==> flow/design.v <==
module RandomNumberGenerator(clk, rst, load, key_x, seed_r, seed_g, seed_b, Rout, Gout, Bout, Key_ready);
    input wire clk;
    input wire rst;
    input wire load;                  
    input wire [15:0] key_x;          
    input wire [15:0] seed_r;         
    input wire [15:0] seed_g;
    input wire [15:0] seed_b;
    output reg [7:0] Rout;
    output reg [7:0] Gout;
    output reg [7:0] Bout;
    output reg Key_ready;
    wire Rout_bit;
    wire Gout_bit;
    wire Bout_bit;
    reg[15:0] Rlfsr;
    reg[15:0] Glfsr;
    reg[15:0] Blfsr;
    reg [2:0] bit_count;
    wire Rfeedback_lfsr;
    wire Gfeedback_lfsr;
    wire Bfeedback_lfsr;
    wire Rout_lfsr;
    wire Gout_lfsr;
    wire Bout_lfsr;
    reg signed [15:0] x; 
    reg signed [31:0] x_square; 
    reg signed [31:0] x_mult;  
    reg signed [15:0] x_next;
    wire out_chaotic;
    assign Rfeedback_lfsr = Rlfsr[15] ^ Rlfsr[13] ^ Rlfsr[12] ^ Rlfsr[10]; 
    assign Gfeedback_lfsr = Glfsr[15] ^ Glfsr[13] ^ Glfsr[12] ^ Glfsr[10]; 
    assign Bfeedback_lfsr = Blfsr[15] ^ Blfsr[13] ^ Blfsr[12] ^ Blfsr[10]; 
    assign Rout_lfsr = Rlfsr[15];
    assign Gout_lfsr = Glfsr[15];
    assign Bout_lfsr = Blfsr[15];
    assign out_chaotic = x_next[15];
    assign Rout_bit = Rout_lfsr ^ out_chaotic;
    assign Gout_bit = Gout_lfsr ^ out_chaotic;
    assign Bout_bit = Bout_lfsr ^ out_chaotic;
    always @(posedge clk or posedge rst) begin
        if (rst) begin
            Rlfsr <= 16'b0000000000000001;
            Glfsr <= 16'b0000000000000010;
            Blfsr <= 16'b0000000000000011;
            x <= 16'sh7EF0;                          
            Rout <= 8'b0;
            Gout <= 8'b0;
            Bout <= 8'b0;
            Key_ready <= 0;
            bit_count <=0;
            x_square <= 0;
            x_next <= 0;
            x_mult <= 0;
        end
        else if (load) begin
            Rlfsr <= seed_r;
            Glfsr <= seed_g;
            Blfsr <= seed_b;
            x <= key_x;
            Rout <= 8'b0;
            Gout <= 8'b0;
            Bout <= 8'b0;
            Key_ready <= 0;
            bit_count <=0;
            x_square <= 0;
            x_next <= 0;
            x_mult <= 0;
        end
        else begin
            Rlfsr <= {Rlfsr[14:0], Rfeedback_lfsr};
            Glfsr <= {Glfsr[14:0], Gfeedback_lfsr};
            Blfsr <= {Blfsr[14:0], Bfeedback_lfsr};
            Rout <= {Rout[6:0], Rout_bit};
            Gout <= {Gout[6:0], Gout_bit};
            Bout <= {Bout[6:0], Bout_bit};
            if (bit_count == 3'd7) begin
                Key_ready <= 1;   
                bit_count <= 0;
            end 
            else begin
                Key_ready <= 0;
                bit_count <= bit_count + 1;
            end
            x_square <= x * x;                        
            x_mult <= x_square <<< 1;                 
            x_next <= 16'sh7FFF - x_mult[30:15];      
            x <= x_next;
        end
    end
endmodule
Lab notebook: RandomNumberGenerator

======== Step by step through the tools: RandomNumberGenerator ========
Each step is given for the RTL above and for the edited RTL.
Lines under "original" count in the file above, lines under "edited" in the edited file.
"change" is "edited" less "original", of the values as shown.
Cell names lack the library's common part.
The mark - stands for no value.
design
  top module .............................. RandomNumberGenerator
  clock ................................... clk
  library ................................. sky130hd
  library corner .......................... tt_025C_1v80

======== Diff ========
Unified diff, file above to edited file.
The edit is scripted: it alters the design's behaviour and was not made to optimise anything.
begin of diff
@@ -24,5 +24,5 @@
     wire Gout_lfsr;
     wire Bout_lfsr;
-    reg signed [15:0] x; 
+    reg signed [14:0] x; 
     reg signed [31:0] x_square; 
     reg signed [31:0] x_mult;  
end of diff

======== Elaborated design ========
Source: Yosys, flattened and elaborated, memories not mapped. Widths are those after wreduce; folded enables and synchronous resets count as part of the registers. Registers that Yosys merges into a memory's read port (data or address) are not register bits. Print and check cells do not count. Equal cells are merged and count once.
cells by class
  item                        original  edited  change
  bitwise operators           12        12      0
  add/sub/neg operators       2         2       0
  $mul                        1         1       0
  multiplexer cells           14        14      0
  order comparisons           0         0       0
  reduce/logical cells        0         0       0
  div/mod/pow operators       0         0       0
  equal/unequal tests         1         1       0
  shifts and indexed selects  0         0       0
operators by type and width
  operator                                      original  edited  change
  two-way mux 16 bit                            5         4       -1
  multiplier 16 x 16 -> 30 bit                  1         0       -1
  multiplier 15 x 15 -> 30 bit                  0         1       +1
  two-way mux 15 bit                            0         1       +1
  bitwise XOR 1 bit                             12        12      0
  two-way mux 8 bit                             3         3       0
  two-way mux 1 bit                             2         2       0
  two-way mux 3 bit                             2         2       0
  adder 3 x 1 -> 3 bit with constant B          1         1       0
  equality test 3 bit with constant B           1         1       0
  two-way mux 30 bit                            1         1       0
  two-way mux 31 bit                            1         1       0
  subtractor 15 x 16 -> 16 bit with constant A  1         1       0
word-level totals
  item                             original  edited  change
  input bits                       67        67      0
  register bits                    169       168     -1
  output and inout port bits       25        25      0
  memories kept                    0         0       0
  bits in writable memories        0         0       0
  bits in latches                  0         0       0
  word width x clocked read ports  0         0       0
  memory bits (read-only)          0         0       0
  cells after elaboration          42        42      0

======== Logic depth ========
Longest topological path by Yosys (ltp), each cell counted once; first at word level (registers and memories cut), then after technology mapping (sequential cells cut; the memories' decode and read muxes count).
depth
  item                           original  edited  change
  depth in word-level cells      4         4       0
  ABC_AREA                       0         0       -
  gate-level depth with buffers  24        23      -1
  gate-level depth less buffers  22        21      -1

======== Synthesis result ========
Source: synth_stat.txt of the flow (Yosys; design flattened, memories mapped). It holds for the ABC_AREA given above (unset counts as 0); a run with the other value may have another netlist.
cell types
  type     original  edited  change
  fa_1     223       196     -27
  inv_1    313       290     -23
  nor2_1   66        58      -8
  a21oi_1  14        22      +8
  nand2_1  79        73      -6
  buf_1    7         2       -5
  xnor2_1  34        30      -4
  xor2_1   6         2       -4
  nand3_1  3         7       +4
  o21a_1   3         7       +4
  or3_1    1         5       +4
  ha_1     85        87      +2
  nand4_1  4         6       +2
  a21oi_2  2         0       -2
  a31o_2   2         4       +2
  a31oi_1  0         2       +2
  buf_6    0         2       +2
  nor4_1   0         2       +2
Not every row of either side is listed.
mapped netlist
  item                            original  edited    change
  cell count                      1,217     1,180     -37
  chip area (Yosys) (µm²)         13,075.0  12,557.0  -518.0
  buffers                         37        38        +1
  mapped flip-flops               140       139       -1
  area of sequential cells (µm²)  3,520.9   3,495.9   -25.0

======== Worst setup path after synthesis ========
OpenSTA on the mapped netlist: ideal clock, no wires. The path of least setup slack (recovery checks aside). Input and output delay are each 20% of the period. Register names are those of the netlist, which keeps one name where synthesis merged equal registers.
timing path post-synthesis
  item                                 original                edited                  change
  path kind                            flip-flop to flip-flop  flip-flop to flip-flop  -
  from                                 register x[15]          register x[14]          -
  to                                   register x_square[28]   register x_square[27]   -
  path delay (ns)                      6.084                   6.253                   +0.169
  clock period (ns)                    10.0                    10.0                    0.0
  launch time at the first pin (ns)    0.000                   0.000                   0.000
  library setup time (ns)              0.128                   0.125                   -0.003
  buffers on the path                  1                       2                       +1
  driving pins on the path             19                      19                      0
  slack (ns)                           3.917                   3.748                   -0.169
  arrival time (ns)                    5.956                   6.128                   +0.172
  data required time (ns)              9.872                   9.875                   +0.003
  period reached after synthesis (ns)  6.083                   6.252                   +0.169
"path delay" = arrival - input delay + setup time.
"driving pins on the path": output pins that drive a net of the path, with the launching flip-flop's if there is one; two outputs of one cell count as two.
"period reached after synthesis" is the clock period less the worst setup slack; recovery checks do not enter. This is arithmetic on one report: input and output delays are still those of the set period (20% each).
Between the ends stands the longest chain of elaborated cells between them, by number of cells; it is not shown to be the way that was timed. Of several equally long chains one is given.
Each line given opens the expression or statement behind the cell; cells for indexed reads and writes are added by Yosys, which also makes memories of some case tables.
A register here has more assigning lines than the two given.
between the ends, post-synthesis, original
  cell sequence ........................... dfrtp_1 > inv_1 > buf_1 > nor2_1 > fa_1 > inv_1 > fa_1 > inv_1 > fa_1 > fa_1 > fa_1 > fa_1 > ha_1 > and3_1 > a22o_1 > a21oi_2 > a211oi_4 > o41ai_2 > mux2_1
  length of the longest elaborated chain .. 2
  elaborated cells between the ends (all ways) .. 2
  RTL lines with such cells ............... 2
  those cells by class .................... mul (1); mux (1)
ends and longest elaborated chain, post-synthesis, original
  item                          RTL line  text
  from (decl)                   26        reg signed [15:0] x;
  from (assign)                 60        x <= key_x;
  from (assign)                 88        x <= x_next;
  multiplier 16 x 16 -> 30 bit  85        x_square <= x * x;
  two-way mux 30 bit            56        else if (load) begin
  to (assign)                   52        x_square <= 0;
  to (assign)                   85
between the ends, post-synthesis, edited
  cell sequence ........................... dfstp_2 > clkbuf_1 > and2_1 > fa_1 > fa_1 > fa_1 > fa_1 > inv_1 > fa_1 > fa_1 > inv_1 > ha_1 > buf_6 > or3_1 > o21ai_1 > a21oi_1 > a22o_2 > a311oi_1 > mux2_2
  length of the longest elaborated chain .. 2
  elaborated cells between the ends (all ways) .. 2
  RTL lines with such cells ............... 2
  those cells by class .................... mul (1); mux (1)
ends and longest elaborated chain, post-synthesis, edited
  item                          RTL line  text
  from (decl)                   26        reg signed [14:0] x;
  from (assign)                 60        x <= key_x;
  from (assign)                 88        x <= x_next;
  multiplier 15 x 15 -> 30 bit  85        x_square <= x * x;
  two-way mux 30 bit            56        else if (load) begin
  to (assign)                   52        x_square <= 0;
  to (assign)                   85

======== Path in the finished layout ========
Path of least setup slack in the final report of each run of set A (OpenROAD, finished layout, wires in). Where an end is a register, its clock arrival counts in the times.
timing path after layout
  item                               original                edited                  change
  path kind                          flip-flop to flip-flop  flip-flop to flip-flop  -
  from                               register x[15]          register x[14]          -
  to                                 register x_square[28]   register x_square[27]   -
  slack (ns)                         0.58                    0.47                    -0.11
  library setup time (ns)            0.11                    0.11                    0.00
  arrival time (ns)                  6.63                    6.74                    +0.11
  driving pins on the path           20                      19                      -1
  data required time (ns)            7.21                    7.21                    0.00
  launch time at the first pin (ns)  0.41                    0.42                    +0.01
  buffers on the path                0                       1                       +1
  clock period (ns)                  6.91                    6.91                    0.00
Between the ends stands the longest chain of elaborated cells between them, by number of cells; it is not shown to be the way that was timed. Of several equally long chains one is given.
A register here has more assigning lines than the two given.
between the ends, after layout, original
  cell sequence ........................... dfrtp_1 > nand2_1 > inv_1 > fa_1 > inv_1 > fa_1 > inv_1 > fa_1 > fa_1 > fa_1 > inv_1 > fa_1 > inv_1 > ha_1 > a21o_1 > a21o_1 > nor3_1 > a211oi_4 > o41ai_2 > mux2_1
  length of the longest elaborated chain .. 2
  elaborated cells between the ends (all ways) .. 2
  RTL lines with such cells ............... 2
  those cells by class .................... mul (1); mux (1)
ends and longest elaborated chain, after layout, original
  item                          RTL line  text
  from (decl)                   26        reg signed [15:0] x;
  from (assign)                 60        x <= key_x;
  from (assign)                 88        x <= x_next;
  multiplier 16 x 16 -> 30 bit  85        x_square <= x * x;
  two-way mux 30 bit            56        else if (load) begin
  to (assign)                   52        x_square <= 0;
  to (assign)                   85
between the ends, after layout, edited
  cell sequence ........................... dfstp_2 > buf_4 > nand2_1 > fa_1 > inv_1 > fa_1 > fa_1 > fa_1 > fa_1 > inv_1 > fa_1 > inv_1 > ha_1 > a211o_2 > o211ai_1 > a21oi_1 > a22o_2 > a311oi_1 > mux2_2
  length of the longest elaborated chain .. 2
  elaborated cells between the ends (all ways) .. 2
  RTL lines with such cells ............... 2
  those cells by class .................... mul (1); mux (1)
ends and longest elaborated chain, after layout, edited
  item                          RTL line  text
  from (decl)                   26        reg signed [14:0] x;
  from (assign)                 60        x <= key_x;
  from (assign)                 88        x <= x_next;
  multiplier 15 x 15 -> 30 bit  85        x_square <= x * x;
  two-way mux 30 bit            56        else if (load) begin
  to (assign)                   52        x_square <= 0;
  to (assign)                   85

======== Layout results ========
Both versions went through the flow (Yosys, OpenROAD) with the same settings in each pair. Constraints: input delay and output delay 20% of the set period each, output load 0.01 pF.
flow settings, set A
  CORE_UTILIZATION ........................ 40
  period_ns ............................... 6.91
  CAP_MARGIN .............................. 20
  CORE_MARGIN ............................. 2
  SLEW_MARGIN ............................. 20
final reports, set A
  item                                          original  edited    change
  period achieved (ns)                          6.333     6.442     +0.109
  final setup TNS (ns)                          0.000     0.000     0.000
  worst hold slack (ns)                         0.381     0.384     +0.003
  area of the synthesized netlist (µm²)         13,075.0  12,557.0  -518.0
  final design utilization (%)                  46.9      47.2      +0.3
  setup slack of the worst path (ns)            0.577     0.468     -0.109
  area of the die (µm²)                         34,149.2  32,826.2  -1,323.0
  standard-cell area of the final layout (µm²)  15,184.6  14,502.7  -681.9
flow settings, set B
  ABC_AREA ................................ 0
  CORE_ASPECT_RATIO ....................... 1.28
  CORE_MARGIN ............................. 4
  CORE_UTILIZATION ........................ 40
  MIN_ROUTING_LAYER ....................... met1
  PLACE_DENSITY_LB_ADDON .................. 0.03
  SETUP_SLACK_MARGIN ...................... 0.95
  period_ns ............................... 4.44
  CAP_MARGIN .............................. 20
  SLEW_MARGIN ............................. 20
final reports, set B
  item                                          original  edited    change
  period achieved (ns)                          5.798     5.846     +0.048
  final setup TNS (ns)                          -19.478   -19.584   -0.106
  worst hold slack (ns)                         0.386     0.384     -0.002
  area of the synthesized netlist (µm²)         13,075.0  12,557.0  -518.0
  final design utilization (%)                  53.6      54.4      +0.8
  setup slack of the worst path (ns)            -1.358    -1.406    -0.048
  area of the die (µm²)                         35,667.0  34,312.7  -1,354.3
  standard-cell area of the final layout (µm²)  17,217.8  16,886.2  -331.6
"period achieved": clock period set for the run, less the worst setup slack. It is reckoned from that one timing run; input and output delays stay at 20% of the period that was set.
